==> flow/design.v <==
module ControlUnit(
  input  [5:0] io_opcode,
  output       io_output0,
  output       io_output1,
  output       io_output2,
  output       io_output3,
  output       io_output4,
  output       io_output5
);
  assign io_output0 = io_opcode[0];
  assign io_output1 = io_opcode[1];
  assign io_output2 = io_opcode[2];
  assign io_output3 = io_opcode[3];
  assign io_output4 = io_opcode[4];
  assign io_output5 = io_opcode[5];
endmodule
module ALU(
  input  [5:0]  io_sel,
  input  [31:0] io_oper1,
  input  [31:0] io_oper2,
  output reg        io_comparisonResult,
  output reg [31:0] io_result
);
  wire [63:0] product = io_oper1 * io_oper2;
  always @(*) begin
    io_result = 32'h0;
    io_comparisonResult = 1'b0;
    case (io_sel)
      6'b010000: io_result = io_oper1 + io_oper2;           
      6'b010001: io_result = io_oper1 + io_oper2;           
      6'b010010: io_result = io_oper1 - io_oper2;           
      6'b100000: io_result = product[31:0];                 
      6'b000100: io_comparisonResult = 1'b1;                
      6'b000101: io_comparisonResult = io_oper1 == io_oper2;  
      6'b000110: io_comparisonResult = io_oper1 < io_oper2;   
      6'b001000: io_result = io_oper2;                      
      6'b001001: io_result = io_oper1;                      
      6'b001010: io_result = io_oper1;                      
      default: ;
    endcase
  end
endmodule
module RegisterFile(
  input         clock,
  input  [4:0]  io_aSel,
  input  [4:0]  io_bSel,
  input  [31:0] io_writeData,
  input  [4:0]  io_writeSel,
  input         io_writeEnable,
  output [31:0] io_a,
  output [31:0] io_b
);
  reg [31:0] regs [0:31];
  always @(posedge clock) begin
    if (io_writeEnable) begin
      regs[io_writeSel] <= io_writeData;
    end
  end
  assign io_a = regs[io_aSel];
  assign io_b = regs[io_bSel];
endmodule
module ProgramCounter(
  input         clock,
  input         reset,
  input         io_stop,
  input         io_jump,
  input         io_run,
  input  [15:0] io_programCounterJump,
  output [15:0] io_programCounter
);
  reg  [15:0] countReg;
  wire [15:0] adderOutput = countReg + 16'h1;
  wire        stopped = io_stop | ~io_run;
  assign io_programCounter = countReg;
  always @(posedge clock) begin
    if (reset) begin
      countReg <= 16'h0;
    end else if (!stopped) begin
      if (io_jump) begin
        countReg <= io_programCounterJump;
      end else begin
        countReg <= adderOutput;
      end
    end
  end
endmodule
module CPUTop(
  input         clock,
  input         reset,
  input         run,
  output        done,
  output [15:0] imem_addr,
  input  [31:0] imem_rdata,
  output [15:0] dmem_addr,
  input  [31:0] dmem_rdata,
  output        dmem_we,
  output [31:0] dmem_wdata
);
  wire [15:0] pc;
  wire [31:0] instruction = imem_rdata;
  wire [5:0]  opcode = instruction[31:26];
  wire [15:0] data = instruction[15:0];
  wire cu0, cu1, cu2, cu3, cu4, cu5;
  wire [31:0] regA, regB, aluResult;
  wire        cmp;
  wire isSD  = opcode == 6'b001001;
  wire isLD  = opcode == 6'b001010;
  wire isEND = opcode == 6'b111111;
  wire isImm = (opcode == 6'b010000) | (opcode == 6'b001000);
  ControlUnit controlUnit(
    .io_opcode(opcode),
    .io_output0(cu0), .io_output1(cu1), .io_output2(cu2),
    .io_output3(cu3), .io_output4(cu4), .io_output5(cu5)
  );
  wire swapSel = cu2 | isSD;
  wire [4:0] aSel = swapSel ? instruction[25:21] : instruction[20:16];
  wire [4:0] bSel = swapSel ? instruction[20:16] : instruction[15:11];
  wire active = run & ~reset;
  wire regWE = active & (isLD | ((cu5 | cu4 | cu3) & ~isSD & ~isEND));
  wire [31:0] regWD = (isSD | isLD) ? dmem_rdata : aluResult;
  RegisterFile registerFile(
    .clock(clock),
    .io_aSel(aSel), .io_bSel(bSel),
    .io_writeData(regWD), .io_writeSel(instruction[25:21]),
    .io_writeEnable(regWE),
    .io_a(regA), .io_b(regB)
  );
  ALU alu(
    .io_sel(opcode),
    .io_oper1(regA),
    .io_oper2(isImm ? {16'h0, data} : regB),
    .io_comparisonResult(cmp),
    .io_result(aluResult)
  );
  ProgramCounter programCounter(
    .clock(clock), .reset(reset),
    .io_stop(isEND),
    .io_jump(cu2 & cmp),
    .io_run(run),
    .io_programCounterJump(data),
    .io_programCounter(pc)
  );
  assign imem_addr  = pc;
  assign dmem_addr  = isLD ? regA[15:0] : regB[15:0];
  assign dmem_we    = active & isSD;
  assign dmem_wdata = aluResult;
  assign done       = ~run | isEND;
endmodule
From RTL to reports: CPUTop

What the tools print for CPUTop, step after step.
Line numbers count from 1 in the design file above.
Cell names lack the library's common part.
A cell with - has no value.

Design top: CPUTop
Clock input: clock
Cell library: sky130hd
Corner: tt_025C_1v80

Word level

Yosys after proc, flatten, opt, wreduce and memory -nomap, before mapping. Enables and synchronous resets that opt folds into registers are not counted as muxes. Memory bits, and registers merged into a memory's read port (data or address), are not among the register bits. Print and check cells are not counted. Equal cells are merged and count once.
Yosys's memory passes give these memory sizes; they may raise the number of words (mostly to a power of two), join words into wider ones and drop unused or constant bits.

Register bits: 16
Latch bits: 0
Bits in writable memories: 1024
Memory bits (read-only): 0
Word width x clocked read ports: 0
Memories: 1
Input bits: 67
Output and inout bits: 66
Elaborated cells: 49

Memory list:

| name              | depth | width | read ports | write ports | line | source |
| registerFile.regs | 32    | 32    | 2          | 1           | 53   | `reg [31:0] regs [0:31];` |

Add/sub/neg operators: 3
Multiply operators: 1
Divide/modulo/power cells: 0
Order comparisons: 1
Equality and inequality tests: 12
Shift-type cells: 0
Mux-type cells: 11
Bitwise logic cells: 17
Reduce/logical cells: 2

Operators with widths:

| operator                                                               | number |
| 32-bit by 32-bit multiplier with 32-bit output                         | 1 |
| 32-bit parallel mux with 5-bit select                                  | 1 |
| 32-bit two-way mux                                                     | 3 |
| 32-bit adder                                                           | 1 |
| 32-bit subtractor                                                      | 1 |
| 32-bit < comparator                                                    | 1 |
| 32-bit equality test                                                   | 1 |
| 16-bit two-way mux                                                     | 2 |
| 6-bit by 3-bit equality test with 1-bit output (second input constant) | 3 |
| 6-bit by 4-bit equality test with 1-bit output (second input constant) | 3 |
| 6-bit by 5-bit equality test with 1-bit output (second input constant) | 3 |
| 16-bit by 1-bit adder with 16-bit output (second input constant)       | 1 |
| 5-bit two-way mux                                                      | 3 |
| 6-bit equality test (second input constant)                            | 2 |
| 1-bit OR                                                               | 7 |
| 1-bit AND                                                              | 6 |
| 1-bit NOT                                                              | 4 |
| 2-bit OR reduction                                                     | 2 |
| 1-bit parallel mux with 3-bit select                                   | 1 |
| 1-bit two-way mux                                                      | 1 |

Logic depth

Depth = most cells in a row (Yosys ltp): at word level without a register or memory, in the mapped netlist without a sequential cell, where the memories' decode and read muxes count.

Depth after elaboration: 7
ABC_AREA: 0
Depth in mapped cells: 48
Mapped depth without buffers: 38

Netlist

Source: synth_stat.txt of the flow (Yosys; design flattened, memories mapped). It holds for the ABC_AREA given above (unset counts as 0); a run with the other value may have another netlist.
The area totals of this step are shown rounded.

Cell types:

| type     | number | area in all (um^2) |
| edfxtp_1 | 1024   | 3.07E+04 |
| fa_1     | 410    | 8.21E+03 |
| nand2_1  | 1603   | 6.02E+03 |
| ha_1     | 188    | 2.35E+03 |
| mux2i_1  | 198    | 1.98E+03 |
| inv_1    | 511    | 1918.09 |
| nand3_1  | 376    | 1.88E+03 |
| nor2_1   | 488    | 1.83E+03 |
| a211oi_1 | 197    | 1.48E+03 |
| and3_1   | 237    | 1.48E+03 |
| buf_2    | 207    | 1.04E+03 |
| a31oi_1  | 156    | 975.936 |
| a311oi_1 | 108    | 945.907 |
| a21oi_1  | 184    | 920.883 |
| clkbuf_1 | 179    | 671.894 |
| o21ai_0  | 109    | 545.523 |
| xnor2_1  | 60     | 525.504 |
| buf_4    | 59     | 442.925 |

Other cell types: 85; their cells: 905.

Standard cells after synthesis: 7199
Chip area (Yosys): 71600 um^2
Area of sequential cells: 31100 um^2
Flip-flops: 1040
Buffer cells: 507

By module: a second synthesis without flattening, with its own total; a netlist apart from the flattened one above.

Cell total of the unflattened synthesis: 5985
Area total of the unflattened synthesis: 70900 um^2

Each row is one instance without its submodules.

Modules:

| module         | times used | cells | area (um^2) | seq. area (um^2) |
| RegisterFile   | 1          | 3386  | 48800       | 30700 |
| ALU            | 1          | 2341  | 19800       | 0.0 |
| CPUTop         | 1          | 117   | 1300        | 0.0 |
| ProgramCounter | 1          | 135   | 1050        | 320 |
| ControlUnit    | 1          | 6     | 45.0        | 0.0 |

Path before layout

OpenSTA on the mapped netlist: ideal clock, no wires. The path of least setup slack (recovery checks aside). Input and output delay are each 20% of the period. Register names are those of the netlist, which keeps one name where synthesis merged equal registers.

Path type: input-to-output
From: input imem_rdata[30]
To: output dmem_wdata[30]
Clock period: 17.5 ns
Input delay: 3.500 ns
External output delay: 3.500 ns
Time at the first pin: 3.500 ns
Data arrival time: 13.421 ns
Data required time: 14.000 ns
Setup slack: 0.579 ns
Path delay: 9.921 ns
Driving pins on the path: 41
Path buffers: 7
Synthesis period reached: 16.921 ns

"path delay" = arrival - input delay + setup time.
A path that ends at an output port has no setup time.
"driving pins on the path": output pins that drive a net of the path, with the launching flip-flop's if there is one; two outputs of one cell count as two.
"synthesis period reached" = period - worst setup slack (recovery checks aside). The figure is calculated, with input and output delays left at 20% of the set period.
Between the ends stands the longest chain of elaborated cells between them, by number of cells; it is not shown to be the way that was timed. Of several equally long chains one is given.
Each line given opens the expression or statement behind the cell; cells for indexed reads and writes are added by Yosys, which also makes memories of some case tables.
A memory read counts as a cell of the chain, while the word-level depth stops at memories.

Cells stage by stage: buf_2 -> nor3_4 -> mux2_4 -> nand2_1 -> buf_6 -> buf_6 -> buf_2 -> buf_2 -> clkbuf_1 -> nand2_1 -> a311oi_1 -> a31o_2 -> o22ai_1 -> a211oi_1 -> clkinv_1 -> clkbuf_1 -> nor2_1 -> fa_1 -> [5 not listed] -> fa_1 -> inv_1 -> fa_1 -> inv_1 -> fa_1 -> fa_1 -> ha_1 -> o21a_1 -> o21ai_0 -> nand2b_1 -> a31oi_1 -> o21ai_0 -> a41o_1 -> or2_2 -> a2111oi_0 -> mux2_2 -> nor4_1 -> o21ai_0
Length of the longest elaborated chain: 7
Elaborated cells on any way between the ends: 19
Those cells by class: add/sub: 2; mul: 1; eq/ne: 7; mux: 4; logic: 2; reduce/logical: 2; memory: 1

Ends and longest elaborated chain, post-synthesis:

| what                                           | line | source |
| from (decl)                                    | 93   | `input  [31:0] imem_rdata,` |
| 6-bit by 4-bit equality test with 1-bit output | 106  | `wire isSD  = opcode == 6'b001001;` |
| 1-bit OR                                       | 115  | `wire swapSel = cu2 \| isSD;` |
| 5-bit two-way mux                              | 117  | `wire [4:0] bSel = swapSel ? instruction[20:16] : instruction[15:11];` |
| memory 32 x 32 bit                             | 53   | `reg [31:0] regs [0:31];` |
| 32-bit two-way mux                             | 131  | `.io_oper2(isImm ? {16'h0, data} : regB),` |
| 32-bit by 32-bit multiplier with 32-bit output | 24   |  |
| 32-bit parallel mux with 5-bit select          | 28   | `case (io_sel)` |
| to (decl)                                      | 97   | `output [31:0] dmem_wdata` |

Worst path after layout

From the final timing report of run A: the path of least setup slack in the routed layout; clock arrival at registers is part of the times.

Path type: input-to-output
From: input imem_rdata[26]
To: output dmem_wdata[30]
Clock period: 17.4 ns
Input delay: 3.48 ns
External output delay: 3.48 ns
Time at the first pin: 3.48 ns
Data arrival time: 13.89 ns
Data required time: 13.92 ns
Setup slack: 0.03 ns
Driving pins on the path: 47
Path buffers: 13

Between the ends stands the longest chain of elaborated cells between them, by number of cells; it is not shown to be the way that was timed. Of several equally long chains one is given.
A memory read counts as a cell of the chain, while the word-level depth stops at memories.

Cells stage by stage: clkdlybuf4s50_1 -> and2_4 -> a21o_1 -> buf_12 -> buf_12 -> buf_12 -> a21oi_4 -> buf_4 -> buf_12 -> buf_4 -> nand2_1 -> a32o_1 -> a221oi_2 -> o22ai_2 -> a211oi_4 -> buf_6 -> clkinv_4 -> buf_4 -> [11 not listed] -> fa_1 -> fa_1 -> fa_1 -> ha_1 -> o21a_1 -> o21ai_1 -> nand2b_1 -> a31oi_2 -> o21ai_1 -> a41o_1 -> or2_4 -> a2111oi_4 -> buf_4 -> mux2_4 -> nor4_4 -> o21ai_1 -> buf_4 -> dlygate4sd2_1
Length of the longest elaborated chain: 7
Elaborated cells on any way between the ends: 19
Those cells by class: add/sub: 2; mul: 1; eq/ne: 7; mux: 4; logic: 2; reduce/logical: 2; memory: 1

Ends and longest elaborated chain, after layout:

| what                                           | line | source |
| from (decl)                                    | 93   | `input  [31:0] imem_rdata,` |
| 6-bit by 4-bit equality test with 1-bit output | 106  | `wire isSD  = opcode == 6'b001001;` |
| 1-bit OR                                       | 115  | `wire swapSel = cu2 \| isSD;` |
| 5-bit two-way mux                              | 117  | `wire [4:0] bSel = swapSel ? instruction[20:16] : instruction[15:11];` |
| memory 32 x 32 bit                             | 53   | `reg [31:0] regs [0:31];` |
| 32-bit two-way mux                             | 131  | `.io_oper2(isImm ? {16'h0, data} : regB),` |
| 32-bit by 32-bit multiplier with 32-bit output | 24   |  |
| 32-bit parallel mux with 5-bit select          | 28   | `case (io_sel)` |
| to (decl)                                      | 97   | `output [31:0] dmem_wdata` |

FLOW RESULTS
============

Design CPUTop on sky130hd. What follows are 6 stored runs of the flow, each under its own settings; their order means nothing. The constraints put input and output delay at 20% of the set period each and load the outputs with 0.01 pF.
By "clock period reached" is meant the clock period of the run minus its worst setup slack. This is arithmetic on one report: input and output delays are still those of the set period (20% each).
Results are given in rounded form.
A setting shown as -- is not set for that run.
Results: -- = not shown.

| name                                          | run A  | run B  | run C  | run D | run E  | run F  |
| CORE_UTILIZATION                              | 36     | 40     | 35     | 48    | 40     | 40     |
| period_ns                                     | 17.4   | 17.3   | 12.9   | 28.0  | 17.5   | 26.1   |
| CAP_MARGIN                                    | 20     | 20     | 20     | 20    | 20     | 20     |
| CORE_MARGIN                                   | 2      | 2      | 3      | 2     | 2      | 2      |
| SLEW_MARGIN                                   | 20     | 20     | 5      | 20    | 20     | 20     |
| CELL_PAD_IN_SITES_DETAIL_PLACEMENT            | --     | 2      | --     | --    | --     | --     |
| CORE_ASPECT_RATIO                             | --     | 1.34   | --     | --    | --     | --     |
| CTS_CLUSTER_SIZE                              | --     | 59     | --     | --    | --     | --     |
| GPL_TIMING_DRIVEN                             | --     | 1      | 0      | 0     | --     | --     |
| HOLD_SLACK_MARGIN                             | --     | 0.04   | --     | --    | --     | --     |
| MAX_ROUTING_LAYER                             | --     | met5   | met4   | --    | --     | --     |
| PLACE_DENSITY_LB_ADDON                        | --     | 0.12   | 0.25   | 0.28  | --     | --     |
| CELL_PAD_IN_SITES_GLOBAL_PLACEMENT            | --     | --     | 3      | 2     | --     | --     |
| CTS_CLUSTER_DIAMETER                          | --     | --     | --     | 369   | --     | --     |
| GPL_ROUTABILITY_DRIVEN                        | --     | --     | --     | 1     | --     | --     |
| MIN_ROUTING_LAYER                             | --     | --     | --     | met2  | --     | --     |
| post-route worst hold slack (ns)              | 0.515  | 0.496  | 0.519  | --    | 0.517  | 0.520  |
| standard-cell area of the final layout (um^2) | 90500  | 90800  | 97700  | --    | 88800  | 79700  |
| lowest setup slack (ns)                       | 0.027  | -0.543 | -2.82  | --    | 0.267  | 1.34   |
| clock period reached (ns)                     | 17.373 | 17.843 | 15.715 | --    | 17.233 | 24.760 |
| post-route utilization (%)                    | 45.8   | 51.1   | 48.1   | --    | 49.8   | 44.7   |
| die size (um^2)                               | 203000 | 183000 | 210000 | --    | 182000 | 182000 |
| synthesis area (um^2)                         | 71600  | 71600  | 71600  | --    | 71600  | 71600  |

Run D: unfinished; error GRT-0116 in routing
